==> flow/design.v <==
module caesar_cipher (
   input            clk
  ,input            rst_n
  ,input            ptxt_valid  
  ,input            mode  
  ,input            key_shift_dir_1  
  ,input            key_shift_dir_3  
  ,input      [4:0] key_shift_num_1  
  ,input      [4:0] key_shift_num_3  
  ,input      [7:0] ptxt_char
  ,output reg [7:0] ctxt_char
  ,output reg       err_invalid_key_shift_num
  ,output reg       err_invalid_ptxt_char
  ,output reg       ctx_ready
);
  localparam NUL_CHAR = 8'h00;
  localparam UPPERCASE_A_CHAR = 8'h41;
  localparam UPPERCASE_Z_CHAR = 8'h5A;
  localparam LOWERCASE_A_CHAR = 8'h61;
  localparam LOWERCASE_Z_CHAR = 8'h7A;
  wire       ptxt_char_is_uppercase_letter;
  wire       ptxt_char_is_lowercase_letter;
  wire       ptxt_char_is_letter;
  wire	     err_invalid_key_shift_num_wire;
  wire 	     err_invalid_ptxt_char_wire;
  wire  [4:0] key_shift_num_x;  
  reg  [7:0] sub_letter;
  assign err_invalid_key_shift_num_wire = key_shift_num_1 > 26 || key_shift_num_3 > 26 || key_shift_num_1==key_shift_num_3;
  assign ptxt_char_is_uppercase_letter = (ptxt_char >= UPPERCASE_A_CHAR) &&
                                         (ptxt_char <= UPPERCASE_Z_CHAR);
  assign ptxt_char_is_lowercase_letter = (ptxt_char >= LOWERCASE_A_CHAR) &&
                                         (ptxt_char <= LOWERCASE_Z_CHAR);
  assign ptxt_char_is_letter = ptxt_char_is_uppercase_letter ||
                               ptxt_char_is_lowercase_letter;
  assign err_invalid_ptxt_char_wire = !ptxt_char_is_letter;
  assign key_shift_num_x = (key_shift_num_1 + key_shift_num_3) < 27 ?  (key_shift_num_1 + key_shift_num_3) :  (key_shift_num_1 + key_shift_num_3)  -  5'b11011;
  always @ (*)
    if(!mode) begin  
        if(!key_shift_dir_1 && !key_shift_dir_3) begin
            sub_letter = ptxt_char + {3'b000, key_shift_num_1} + {3'b000, key_shift_num_x} + {3'b000, key_shift_num_3};
            if(ptxt_char_is_uppercase_letter && (sub_letter > UPPERCASE_Z_CHAR))begin
                sub_letter -= 8'h1A;
				if(sub_letter > UPPERCASE_Z_CHAR)begin
					sub_letter -= 8'h1A;
					if(sub_letter > UPPERCASE_Z_CHAR)
						sub_letter -= 8'h1A;
						else 
							sub_letter = sub_letter;
				end
				else 
					sub_letter = sub_letter;
			end 
			else sub_letter = sub_letter;
            if(ptxt_char_is_lowercase_letter && (sub_letter > LOWERCASE_Z_CHAR))begin
                sub_letter -= 8'h1A;
				 if(sub_letter > LOWERCASE_Z_CHAR)begin
					sub_letter -= 8'h1A;
					if(sub_letter > LOWERCASE_Z_CHAR)
						sub_letter -= 8'h1A;
					else 
						sub_letter = sub_letter;
				end
				 else 
					sub_letter = sub_letter;
			end
			else
				sub_letter = sub_letter;
        end
        else if(!key_shift_dir_1 && key_shift_dir_3) begin
            sub_letter = ptxt_char + {3'b000, key_shift_num_1} - {3'b000, key_shift_num_x} - {3'b000, key_shift_num_3};
            if(ptxt_char_is_uppercase_letter && (sub_letter > UPPERCASE_Z_CHAR))begin
                sub_letter -= 8'h1A;
                if(sub_letter > UPPERCASE_Z_CHAR)
                    sub_letter -= 8'h1A;
                else
                    sub_letter = sub_letter;
            end
            else if(ptxt_char_is_lowercase_letter && (sub_letter > LOWERCASE_Z_CHAR))begin
                sub_letter -= 8'h1A;
                if(sub_letter > LOWERCASE_Z_CHAR)
                    sub_letter -= 8'h1A;
                else
                    sub_letter = sub_letter;
            end
            else if(ptxt_char_is_uppercase_letter && (sub_letter < UPPERCASE_A_CHAR)) begin
                sub_letter += 8'h1A;
                if(sub_letter < UPPERCASE_A_CHAR)
                    sub_letter += 8'h1A;
                else
                    sub_letter = sub_letter;
            end
            else if(ptxt_char_is_lowercase_letter && (sub_letter < LOWERCASE_A_CHAR))begin
                sub_letter += 8'h1A;
                if(sub_letter < LOWERCASE_A_CHAR)
                    sub_letter += 8'h1A;
                else
                    sub_letter = sub_letter;
			end
			else 
				sub_letter = sub_letter;
        end
        else if(key_shift_dir_1 && !key_shift_dir_3) begin
            sub_letter = ptxt_char - {3'b000, key_shift_num_1} - {3'b000, key_shift_num_x} + {3'b000, key_shift_num_3};
            if(ptxt_char_is_uppercase_letter && (sub_letter > UPPERCASE_Z_CHAR))begin
                sub_letter -= 8'h1A;
                if(sub_letter > UPPERCASE_Z_CHAR)
                    sub_letter -= 8'h1A;
                else
                    sub_letter = sub_letter;
            end
            else if(ptxt_char_is_lowercase_letter && (sub_letter > LOWERCASE_Z_CHAR))begin
                sub_letter -= 8'h1A;
                if(sub_letter > LOWERCASE_Z_CHAR)
                    sub_letter -= 8'h1A;
                else
                    sub_letter = sub_letter;
            end
            else if(ptxt_char_is_uppercase_letter && (sub_letter < UPPERCASE_A_CHAR))begin
                sub_letter += 8'h1A;
                if(sub_letter < UPPERCASE_A_CHAR)
                    sub_letter += 8'h1A;
                else
                    sub_letter = sub_letter;
            end
            else if(ptxt_char_is_lowercase_letter && (sub_letter < LOWERCASE_A_CHAR))begin
                sub_letter += 8'h1A;
                if(sub_letter < LOWERCASE_A_CHAR)
                    sub_letter += 8'h1A;
                else
                    sub_letter = sub_letter;
            end
			else 
				sub_letter = sub_letter;
        end
		else if(key_shift_dir_1 && key_shift_dir_3) begin
            sub_letter = ptxt_char - {3'b000, key_shift_num_1} + {3'b000, key_shift_num_x} - {3'b000, key_shift_num_3};
            if(ptxt_char_is_uppercase_letter && (sub_letter < UPPERCASE_A_CHAR))begin
                sub_letter += 8'h1A;
				 if((sub_letter < UPPERCASE_A_CHAR))
					sub_letter += 8'h1A;
				else
					sub_letter = sub_letter;
			end
			else
				sub_letter = sub_letter;
            if(ptxt_char_is_lowercase_letter && (sub_letter < LOWERCASE_A_CHAR))begin
                sub_letter += 8'h1A;
				  if((sub_letter < LOWERCASE_A_CHAR))
					sub_letter += 8'h1A;
				  else
					sub_letter = sub_letter;
			end
			else
				sub_letter = sub_letter;
        end
		else
			sub_letter = NUL_CHAR;
    end
    else begin  
        if(!key_shift_dir_1 && !key_shift_dir_3) begin
            sub_letter = ptxt_char - {3'b000, key_shift_num_1} - {3'b000, key_shift_num_x} - {3'b000, key_shift_num_3};
            if(ptxt_char_is_uppercase_letter && (sub_letter < UPPERCASE_A_CHAR || sub_letter > 200))begin
                sub_letter += 8'h1A;
				 if(sub_letter < UPPERCASE_A_CHAR  || sub_letter > 200)begin
					sub_letter += 8'h1A;
					if(sub_letter < UPPERCASE_A_CHAR  || sub_letter > 200 )
						sub_letter += 8'h1A;
					else
						sub_letter = sub_letter;
				end
				else
					sub_letter = sub_letter;
			end
			else
				sub_letter = sub_letter;
            if(ptxt_char_is_lowercase_letter && (sub_letter < LOWERCASE_A_CHAR))begin
                sub_letter += 8'h1A;
				if(sub_letter < LOWERCASE_A_CHAR)begin
					sub_letter += 8'h1A;
					if(sub_letter < LOWERCASE_A_CHAR)
						sub_letter += 8'h1A;
					else
						sub_letter = sub_letter;
				end
				else
					sub_letter = sub_letter;
			end
			else
				sub_letter = sub_letter;			
        end
        else if(!key_shift_dir_1 && key_shift_dir_3) begin
            sub_letter = ptxt_char - {3'b000, key_shift_num_1} + {3'b000, key_shift_num_x} + {3'b000, key_shift_num_3};
            if(ptxt_char_is_uppercase_letter && (sub_letter > UPPERCASE_Z_CHAR))begin
                sub_letter -= 8'h1A;
                if(sub_letter > UPPERCASE_Z_CHAR)
                    sub_letter -= 8'h1A;
                else
                    sub_letter = sub_letter;
            end
            else if(ptxt_char_is_lowercase_letter && (sub_letter > LOWERCASE_Z_CHAR))begin
                sub_letter -= 8'h1A;
                if(sub_letter > LOWERCASE_Z_CHAR)
                    sub_letter -= 8'h1A;
                else
                    sub_letter = sub_letter;
            end
            else if(ptxt_char_is_uppercase_letter && (sub_letter < UPPERCASE_A_CHAR))begin
                sub_letter += 8'h1A;
                if(sub_letter < UPPERCASE_A_CHAR)
                    sub_letter += 8'h1A;
                else
                    sub_letter = sub_letter;
            end
            else if(ptxt_char_is_lowercase_letter && (sub_letter < LOWERCASE_A_CHAR))begin
                sub_letter += 8'h1A;
                if(sub_letter < LOWERCASE_A_CHAR)
                    sub_letter += 8'h1A;
                else
                    sub_letter = sub_letter;
            end
			else
				sub_letter = sub_letter;
        end
        else if(key_shift_dir_1 && !key_shift_dir_3) begin
            sub_letter = ptxt_char + {3'b000, key_shift_num_1} + {3'b000, key_shift_num_x} - {3'b000, key_shift_num_3};
            if(ptxt_char_is_uppercase_letter && (sub_letter > UPPERCASE_Z_CHAR))begin
                sub_letter -= 8'h1A;
                if(sub_letter > UPPERCASE_Z_CHAR)
                    sub_letter -= 8'h1A;
                else
                    sub_letter = sub_letter;
            end
            else if(ptxt_char_is_lowercase_letter && (sub_letter > LOWERCASE_Z_CHAR))begin
                sub_letter -= 8'h1A;
                if(sub_letter > LOWERCASE_Z_CHAR)
                    sub_letter -= 8'h1A;
                else
                    sub_letter = sub_letter;
            end
            else if(ptxt_char_is_uppercase_letter && (sub_letter < UPPERCASE_A_CHAR))begin
                sub_letter += 8'h1A;
                if(sub_letter < UPPERCASE_A_CHAR)
                    sub_letter += 8'h1A;
                else
                    sub_letter = sub_letter;
            end
            else if(ptxt_char_is_lowercase_letter && (sub_letter < LOWERCASE_A_CHAR))begin
                sub_letter += 8'h1A;
                if(sub_letter < LOWERCASE_A_CHAR)
                    sub_letter += 8'h1A;
                else
                    sub_letter = sub_letter;
            end
			else
				sub_letter = sub_letter;
        end
        else if(key_shift_dir_1 && key_shift_dir_3) begin
            sub_letter = ptxt_char + {3'b000, key_shift_num_1} - {3'b000, key_shift_num_x} + {3'b000, key_shift_num_3};
             if(ptxt_char_is_uppercase_letter && (sub_letter > UPPERCASE_Z_CHAR))begin
                sub_letter -= 8'h1A;
				if((sub_letter > UPPERCASE_Z_CHAR))
					sub_letter -= 8'h1A;
				else
					sub_letter = sub_letter;
			end
			else
				sub_letter = sub_letter;
            if(ptxt_char_is_lowercase_letter && (sub_letter > LOWERCASE_Z_CHAR))begin
                sub_letter -= 8'h1A;
				 if((sub_letter > LOWERCASE_Z_CHAR))
					sub_letter -= 8'h1A;
				 else
					sub_letter = sub_letter;
			end
			else
				sub_letter = sub_letter;
        end
		else
			sub_letter = NUL_CHAR;
    end
  always @ (posedge clk or negedge rst_n)
    if(!rst_n)begin
      ctx_ready <= 1'b0;
      ctxt_char <= NUL_CHAR;
      err_invalid_key_shift_num <= 1'b0;
	  err_invalid_ptxt_char <=1'b0;
	  end
    else if(err_invalid_ptxt_char_wire || err_invalid_key_shift_num_wire || !ptxt_valid) begin
      ctx_ready <= 1'b0;
      ctxt_char <= NUL_CHAR;
	  err_invalid_key_shift_num <= 1'b1;
	  err_invalid_ptxt_char <=1'b1;
	  end
    else begin
      ctx_ready <= 1'b1;
      ctxt_char <= sub_letter;
	  err_invalid_key_shift_num <= 1'b0;
	  err_invalid_ptxt_char <=1'b0;
	  end
endmodule
Tool chain data of caesar_cipher
What the tools print for caesar_cipher, step after step.
Line numbers count from 1 in the design file above.
Operators: Yosys type, input widths -> output width; for muxes data width and select width s.
Cell names lack the library's common part.
{"block": "design", "design": "caesar_cipher", "clk_port": "clk", "lib": "sky130hd", "corner": "tt_025C_1v80"}

Word-level counts
Counts by Yosys on the flattened word-level netlist (proc, flatten, opt, wreduce; memories kept). Register bits leave out memories and registers merged into their read ports (data or address); mux counts leave out enables and synchronous resets folded into registers. Print and check cells are left out.
{"block": "classes", "add_sub_neg": 53, "cmp": 62, "n_eq": 1, "n_mux": 79, "reduce_logical": 42}
{"block": "ops", "op": "$mux 8", "count": 76}
{"block": "ops", "op": "$gt 8x7->1 const B", "count": 26}
{"block": "ops", "op": "$lt 8x7->1 const B", "count": 26}
{"block": "ops", "op": "$add 8x5->8 const B", "count": 18}
{"block": "ops", "op": "$sub 8x5->8 const B", "count": 18}
{"block": "ops", "op": "$add 8x5->8", "count": 7}
{"block": "ops", "op": "$sub 8x5->8", "count": 7}
{"block": "ops", "op": "$logic_and 1x1->1", "count": 30}
{"block": "ops", "op": "$gt 8x8->1 const B", "count": 3}
{"block": "ops", "op": "$ge 8x7->1 const B", "count": 2}
{"block": "ops", "op": "$le 8x7->1 const B", "count": 2}
{"block": "ops", "op": "$gt 5x5->1 const B", "count": 2}
{"block": "ops", "op": "$logic_or 1x1->1", "count": 8}
{"block": "ops", "op": "$add 5x5->6", "count": 1}
{"block": "ops", "op": "$lt 6x5->1 const B", "count": 1}
{"block": "ops", "op": "$add 5x5->5", "count": 1}
{"block": "ops", "op": "$sub 5x5->5 const B", "count": 1}
{"block": "ops", "op": "$eq 5x5->1", "count": 1}
{"block": "ops", "op": "$mux 5", "count": 1}
{"block": "ops", "op": "$logic_not 1->1", "count": 4}
{"block": "ops", "op": "$mux 1", "count": 2}
{"block": "word_totals", "regBits": 10, "output_inout_bits": 11}

Depth
Depth = most cells in a row (Yosys ltp): at word level without a register or memory, in the mapped netlist without a sequential cell, where the memories' decode and read muxes count.
{"block": "depth", "ltp_word": 24, "abc_area": 0, "mapped_depth": 47, "mapped_depth_nobuf": 43}

Netlist
Source: synth_stat.txt of the flow (Yosys; design flattened, memories mapped). It holds for the ABC_AREA given above (unset counts as 0); a run with the other value may have another netlist.
Totals and module areas in this step are rounded.
{"block": "types", "cell": "ha_1", "count": 170, "type_area_um2": 2127.04}
{"block": "types", "cell": "xnor2_1", "count": 142, "type_area_um2": 1.24E+03}
{"block": "types", "cell": "a21oi_1", "count": 174, "type_area_um2": 870.835}
{"block": "types", "cell": "nor2_1", "count": 228, "type_area_um2": 855.821}
{"block": "types", "cell": "nand2_1", "count": 225, "type_area_um2": 844.56}
{"block": "types", "cell": "o21ai_0", "count": 137, "type_area_um2": 685.658}
{"block": "types", "cell": "inv_1", "count": 128, "type_area_um2": 480.461}
{"block": "types", "cell": "mux2i_1", "count": 44, "type_area_um2": 440.422}
{"block": "types", "cell": "nor3_1", "count": 78, "type_area_um2": 390.374}
{"block": "types", "cell": "xor2_1", "count": 44, "type_area_um2": 385.37}
{"block": "types", "cell": "nand3_1", "count": 73, "type_area_um2": 365.35}
{"block": "types", "cell": "fa_1", "count": 15, "type_area_um2": 300.288}
{"block": "types", "cell": "a211oi_1", "count": 38, "type_area_um2": 285.274}
{"block": "types", "cell": "o211ai_1", "count": 36, "type_area_um2": 270.259}
{"block": "types", "cell": "dfrtp_1", "count": 10, "type_area_um2": 250.24}
{"block": "types", "cell": "a21o_1", "count": 30, "type_area_um2": 225.216}
{"block": "types", "cell": "nor2b_1", "count": 36, "type_area_um2": 225.216}
{"block": "types", "cell": "clkbuf_1", "count": 58, "type_area_um2": 217.709}
Not listed: further types 111, cells in them 636.
{"block": "synth_totals", "stdcells": 2302, "synth_area_um2": 15800, "sequential_area_um2": 250, "flip_flops": 10, "n_buf": 90}

Path before layout
Source: OpenSTA report_checks on the synthesized netlist (no wires, ideal clock, input and output delay 20% of the period each), path of least setup slack; recovery checks are left aside. Register names are those of the netlist, which keeps one name where synthesis merged equal registers.
{"block": "synth_timing", "path_type": "input -> register", "startpoint": "input key_shift_num_1[0]", "endpoint": "register ctxt_char[1]", "clock_period_ps": 14000, "setup_ps": 101, "t_arrival_ps": 12614, "setup_slack_ps": 1285, "path_delay_ps": 9915, "stages": 47, "path_buffers": 5, "synth_period_reached_ps": 12715}
"path_delay_ps" is the arrival time less input delay plus setup time.
"stages" counts driving pins, that of a launching flip-flop among them; a cell with two outputs on the path counts twice.
"synth_period_reached_ps" is the clock period less the worst setup slack; recovery checks do not enter. This is arithmetic on one report: input and output delays are still those of the set period (20% each).
The rows between start and end are the longest chain of elaborated cells between them; the timing report does not say that the signal goes this way. Where chains are equally long, one stands for them.
A line is the first line of the expression or statement that the cell stems from. Yosys adds cells for indexed reads and writes and turns some case tables into memories.
A register here has more assigning lines than the two given.
{"block": "synth_via", "cell_sequence": "ha_1 > fa_1 > and3_1 > nor3_1 > nor2_1 > a21oi_1 > mux2i_1 > inv_1 > fa_1 > xor2_1 > ha_1 > clkbuf_1 > nor2_1 > a21oi_1 > xnor2_1 > clkbuf_1 > ha_1 > clkbuf_1 > [11 not listed] > a31oi_1 > nor2_1 > a21oi_1 > inv_1 > ha_1 > o2111ai_1 > a211oi_1 > a211oi_4 > a2111oi_1 > nor4_2 > xnor2_2 > nor2_2 > nor4_2 > or2_1 > a21oi_2 > xnor2_1 > o2111a_1 > nor4_1", "elab_chain_len": 24}
{"block": "synth_rtl", "element": "start: declaration", "line_no": 8, "rtl": ",input      [4:0] key_shift_num_1"}
{"block": "synth_rtl", "element": "$add 5x5->5", "line_no": 36, "rtl": "assign key_shift_num_x = (key_shift_num_1 + key_shift_num_3) < 27 ?  (key_shift_num_1 + key_shift_num_3) :  (k ..."}
{"block": "synth_rtl", "element": "$sub 5x5->5", "line_no": 36}
{"block": "synth_rtl", "element": "$mux 5", "line_no": 36}
{"block": "synth_rtl", "element": "$add 8x5->8", "line_no": 136, "rtl": "sub_letter = ptxt_char - {3'b000, key_shift_num_1} + {3'b000, key_shift_num_x} - {3'b000, key_shift_num_3};"}
{"block": "synth_rtl", "element": "$sub 8x5->8", "line_no": 136}
{"block": "synth_rtl", "element": "$add 8x5->8", "line_no": 138, "rtl": "sub_letter += 8'h1A;"}
{"block": "synth_rtl", "element": "$add 8x5->8", "line_no": 140, "rtl": "sub_letter += 8'h1A;"}
{"block": "synth_rtl", "element": "[10 not listed]"}
{"block": "synth_rtl", "element": "$mux 8", "line_no": 146, "rtl": "if(ptxt_char_is_lowercase_letter && (sub_letter < LOWERCASE_A_CHAR))begin"}
{"block": "synth_rtl", "element": "$mux 8", "line_no": 135, "rtl": "else if(key_shift_dir_1 && key_shift_dir_3) begin"}
{"block": "synth_rtl", "element": "$mux 8", "line_no": 102, "rtl": "else if(key_shift_dir_1 && !key_shift_dir_3) begin"}
{"block": "synth_rtl", "element": "$mux 8", "line_no": 69, "rtl": "else if(!key_shift_dir_1 && key_shift_dir_3) begin"}
{"block": "synth_rtl", "element": "$mux 8", "line_no": 39, "rtl": "if(!key_shift_dir_1 && !key_shift_dir_3) begin"}
{"block": "synth_rtl", "element": "$mux 8", "line_no": 38, "rtl": "if(!mode) begin"}
{"block": "synth_rtl", "element": "$mux 8", "line_no": 288, "rtl": "else if(err_invalid_ptxt_char_wire || err_invalid_key_shift_num_wire || !ptxt_valid) begin"}
{"block": "synth_rtl", "element": "end: assignment", "line_no": 290, "rtl": "ctxt_char <= NUL_CHAR;"}
{"block": "synth_rtl", "element": "end: assignment", "line_no": 296, "rtl": "ctxt_char <= sub_letter;"}
{"block": "synth_rtl", "element": "end: declaration", "line_no": 11, "rtl": ",output reg [7:0] ctxt_char"}

Path in the finished layout
Path of least setup slack in the final report of flow run 1 (OpenROAD, finished layout, wires in). Where an end is a register, its clock arrival counts in the times.
The path's times are printed in steps of 10 ps; the period is the one set.
{"block": "layout_timing", "path_type": "input -> register", "startpoint": "input key_shift_num_1[0]", "endpoint": "register ctxt_char[1]", "clock_period_ps": 14000, "setup_ps": 110, "t_arrival_ps": 13470, "setup_slack_ps": 670, "stages": 40, "path_buffers": 2}
The rows between start and end are the longest chain of elaborated cells between them; the timing report does not say that the signal goes this way. Where chains are equally long, one stands for them.
A register here has more assigning lines than the two given.
{"block": "layout_via", "cell_sequence": "clkdlybuf4s50_1 > ha_1 > fa_1 > and3_1 > nor3_1 > nor2_1 > a21oi_2 > mux2i_1 > buf_4 > inv_1 > fa_1 > o21bai_1 > a21oi_1 > xnor2_1 > ha_1 > o21a_1 > a21oi_1 > o31a_1 > [4 not listed] > o21ai_0 > nor4_1 > or2_2 > a21oi_4 > ha_1 > o2111ai_1 > a211oi_1 > a211oi_4 > a2111oi_1 > nor4_2 > xnor2_2 > nor2_2 > nor4_2 > or2_1 > a21oi_2 > xnor2_1 > o2111a_1 > nor4_1", "elab_chain_len": 24}
{"block": "layout_rtl", "element": "start: declaration", "line_no": 8, "rtl": ",input      [4:0] key_shift_num_1"}
{"block": "layout_rtl", "element": "$add 5x5->5", "line_no": 36, "rtl": "assign key_shift_num_x = (key_shift_num_1 + key_shift_num_3) < 27 ?  (key_shift_num_1 + key_shift_num_3) :  (k ..."}
{"block": "layout_rtl", "element": "$sub 5x5->5", "line_no": 36}
{"block": "layout_rtl", "element": "$mux 5", "line_no": 36}
{"block": "layout_rtl", "element": "$add 8x5->8", "line_no": 136, "rtl": "sub_letter = ptxt_char - {3'b000, key_shift_num_1} + {3'b000, key_shift_num_x} - {3'b000, key_shift_num_3};"}
{"block": "layout_rtl", "element": "$sub 8x5->8", "line_no": 136}
{"block": "layout_rtl", "element": "$add 8x5->8", "line_no": 138, "rtl": "sub_letter += 8'h1A;"}
{"block": "layout_rtl", "element": "$add 8x5->8", "line_no": 140, "rtl": "sub_letter += 8'h1A;"}
{"block": "layout_rtl", "element": "[10 not listed]"}
{"block": "layout_rtl", "element": "$mux 8", "line_no": 146, "rtl": "if(ptxt_char_is_lowercase_letter && (sub_letter < LOWERCASE_A_CHAR))begin"}
{"block": "layout_rtl", "element": "$mux 8", "line_no": 135, "rtl": "else if(key_shift_dir_1 && key_shift_dir_3) begin"}
{"block": "layout_rtl", "element": "$mux 8", "line_no": 102, "rtl": "else if(key_shift_dir_1 && !key_shift_dir_3) begin"}
{"block": "layout_rtl", "element": "$mux 8", "line_no": 69, "rtl": "else if(!key_shift_dir_1 && key_shift_dir_3) begin"}
{"block": "layout_rtl", "element": "$mux 8", "line_no": 39, "rtl": "if(!key_shift_dir_1 && !key_shift_dir_3) begin"}
{"block": "layout_rtl", "element": "$mux 8", "line_no": 38, "rtl": "if(!mode) begin"}
{"block": "layout_rtl", "element": "$mux 8", "line_no": 288, "rtl": "else if(err_invalid_ptxt_char_wire || err_invalid_key_shift_num_wire || !ptxt_valid) begin"}
{"block": "layout_rtl", "element": "end: assignment", "line_no": 290, "rtl": "ctxt_char <= NUL_CHAR;"}
{"block": "layout_rtl", "element": "end: assignment", "line_no": 296, "rtl": "ctxt_char <= sub_letter;"}
{"block": "layout_rtl", "element": "end: declaration", "line_no": 11, "rtl": ",output reg [7:0] ctxt_char"}

Appendix: measured runs

Record of 4 stored runs of the RTL-to-layout flow on caesar_cipher, platform sky130hd. The runs are unordered. Constraints: input delay and output delay 20% of the set period each, output load 0.01 pF.
By "clock_period_reached_ps" is meant the clock period of the run minus its worst setup slack. This is arithmetic on one report: input and output delays are still those of the set period (20% each).
"worst_setup_path_time_ps": the worst setup path's part of the clock period (all of it between registers, 20% less for each end at a port) less its slack. A launch clock that arrives late makes it longer, a capture clock that arrives late makes it shorter.
"worst_setup_path_time_ps" is known to 10 ps.
Results are given in rounded form.

Flow run 1
==> flow/run.sh <==
#!/bin/bash
# the make line also repeats the synthesis and layout settings of config.mk as NAME=value (left out here)
make -C /OpenROAD-flow-scripts/flow DESIGN_CONFIG=/design/flow/config.mk WORK_HOME=/design/flow/orfs CLKGATE_MAP_FILE= finish
==> flow/config.mk <==
export PLATFORM = sky130hd
export DESIGN_NAME = caesar_cipher
export DESIGN_NICKNAME = caesar_cipher
export VERILOG_FILES = /design/flow/design.v
export SDC_FILE = /design/flow/constraint.sdc
export NUM_CORES = 4
export LEC_CHECK = 0
export CAP_MARGIN = 20
export CORE_MARGIN = 2
export CORE_UTILIZATION = 40
export SLEW_MARGIN = 20
==> flow/constraint.sdc <==
create_clock -name core_clock -period 14.0 [get_ports {clk}]
set_input_delay 2.8000 -clock core_clock [delete_from_list [all_inputs] [get_ports {clk}]]
set_output_delay 2.8000 -clock core_clock [all_outputs]
set_load 0.01 [all_outputs]

==> results of flow run 1, as JSON <==
{
  "fin_ws_ps": 671,
  "die_um2": 41100,
  "final_setup_tns_ps": 0,
  "worst_setup_path_time_ps": 10530,
  "critical_path_kind": "input -> register",
  "clock_period_reached_ps": 13329,
  "util_pct": 43.7,
  "final_stdcell_area_um2": 17000,
  "synthesis_area_um2": 15800
}

Flow run 2
==> flow/run.sh <==
#!/bin/bash
# the make line also repeats the synthesis and layout settings of config.mk as NAME=value (left out here)
make -C /OpenROAD-flow-scripts/flow DESIGN_CONFIG=/design/flow/config.mk WORK_HOME=/design/flow/orfs CLKGATE_MAP_FILE= finish
==> flow/config.mk <==
export PLATFORM = sky130hd
export DESIGN_NAME = caesar_cipher
export DESIGN_NICKNAME = caesar_cipher
export VERILOG_FILES = /design/flow/design.v
export SDC_FILE = /design/flow/constraint.sdc
export NUM_CORES = 4
export LEC_CHECK = 0
export CAP_MARGIN = 25
export CELL_PAD_IN_SITES_GLOBAL_PLACEMENT = 0
export CORE_MARGIN = 2
export CORE_UTILIZATION = 53
export GPL_ROUTABILITY_DRIVEN = 1
export HOLD_SLACK_MARGIN = -0.03
export PLACE_DENSITY_LB_ADDON = 0.13
export SETUP_SLACK_MARGIN = 0.43
export SLEW_MARGIN = 0
==> flow/constraint.sdc <==
create_clock -name core_clock -period 16.8 [get_ports {clk}]
set_input_delay 3.3600 -clock core_clock [delete_from_list [all_inputs] [get_ports {clk}]]
set_output_delay 3.3600 -clock core_clock [all_outputs]
set_load 0.01 [all_outputs]

==> results of flow run 2, as JSON <==
{
  "fin_ws_ps": 1560,
  "die_um2": 31200,
  "final_setup_tns_ps": 0,
  "worst_setup_path_time_ps": 11880,
  "critical_path_kind": "input -> register",
  "clock_period_reached_ps": 15236,
  "util_pct": 56.1,
  "final_stdcell_area_um2": 16500,
  "synthesis_area_um2": 15800
}

Flow run 3
==> flow/run.sh <==
#!/bin/bash
# the make line also repeats the synthesis and layout settings of config.mk as NAME=value (left out here)
make -C /OpenROAD-flow-scripts/flow DESIGN_CONFIG=/design/flow/config.mk WORK_HOME=/design/flow/orfs CLKGATE_MAP_FILE= finish
==> flow/config.mk <==
export PLATFORM = sky130hd
export DESIGN_NAME = caesar_cipher
export DESIGN_NICKNAME = caesar_cipher
export VERILOG_FILES = /design/flow/design.v
export SDC_FILE = /design/flow/constraint.sdc
export NUM_CORES = 4
export LEC_CHECK = 0
export CAP_MARGIN = 25
export CELL_PAD_IN_SITES_GLOBAL_PLACEMENT = 3
export CORE_ASPECT_RATIO = 1.14
export CORE_MARGIN = 3
export CORE_UTILIZATION = 40
export CTS_CLUSTER_DIAMETER = 339
export GPL_TIMING_DRIVEN = 1
export MAX_ROUTING_LAYER = met5
export PLACE_DENSITY_LB_ADDON = 0.1
export SLEW_MARGIN = 0
==> flow/constraint.sdc <==
create_clock -name core_clock -period 9.58 [get_ports {clk}]
set_input_delay 1.9160 -clock core_clock [delete_from_list [all_inputs] [get_ports {clk}]]
set_output_delay 1.9160 -clock core_clock [all_outputs]
set_load 0.01 [all_outputs]

==> results of flow run 3, as JSON <==
{
  "fin_ws_ps": -627,
  "die_um2": 41900,
  "final_setup_tns_ps": -3910,
  "worst_setup_path_time_ps": 8290,
  "critical_path_kind": "input -> register",
  "clock_period_reached_ps": 10207,
  "util_pct": 59.9,
  "final_stdcell_area_um2": 23300,
  "synthesis_area_um2": 15800
}

Flow run 4
==> flow/run.sh <==
#!/bin/bash
# the make line also repeats the synthesis and layout settings of config.mk as NAME=value (left out here)
make -C /OpenROAD-flow-scripts/flow DESIGN_CONFIG=/design/flow/config.mk WORK_HOME=/design/flow/orfs CLKGATE_MAP_FILE= finish
==> flow/config.mk <==
export PLATFORM = sky130hd
export DESIGN_NAME = caesar_cipher
export DESIGN_NICKNAME = caesar_cipher
export VERILOG_FILES = /design/flow/design.v
export SDC_FILE = /design/flow/constraint.sdc
export NUM_CORES = 4
export LEC_CHECK = 0
export CAP_MARGIN = 20
export CORE_MARGIN = 2
export CORE_UTILIZATION = 40
export SETUP_SLACK_MARGIN = 3.06
export SLEW_MARGIN = 20
==> flow/constraint.sdc <==
create_clock -name core_clock -period 13.6 [get_ports {clk}]
set_input_delay 2.7200 -clock core_clock [delete_from_list [all_inputs] [get_ports {clk}]]
set_output_delay 2.7200 -clock core_clock [all_outputs]
set_load 0.01 [all_outputs]

==> results of flow run 4, as JSON <==
{
  "fin_ws_ps": 2480,
  "die_um2": 41100,
  "final_setup_tns_ps": 0,
  "worst_setup_path_time_ps": 8400,
  "critical_path_kind": "input -> register",
  "clock_period_reached_ps": 11123,
  "util_pct": 51.3,
  "final_stdcell_area_um2": 19900,
  "synthesis_area_um2": 15800
}
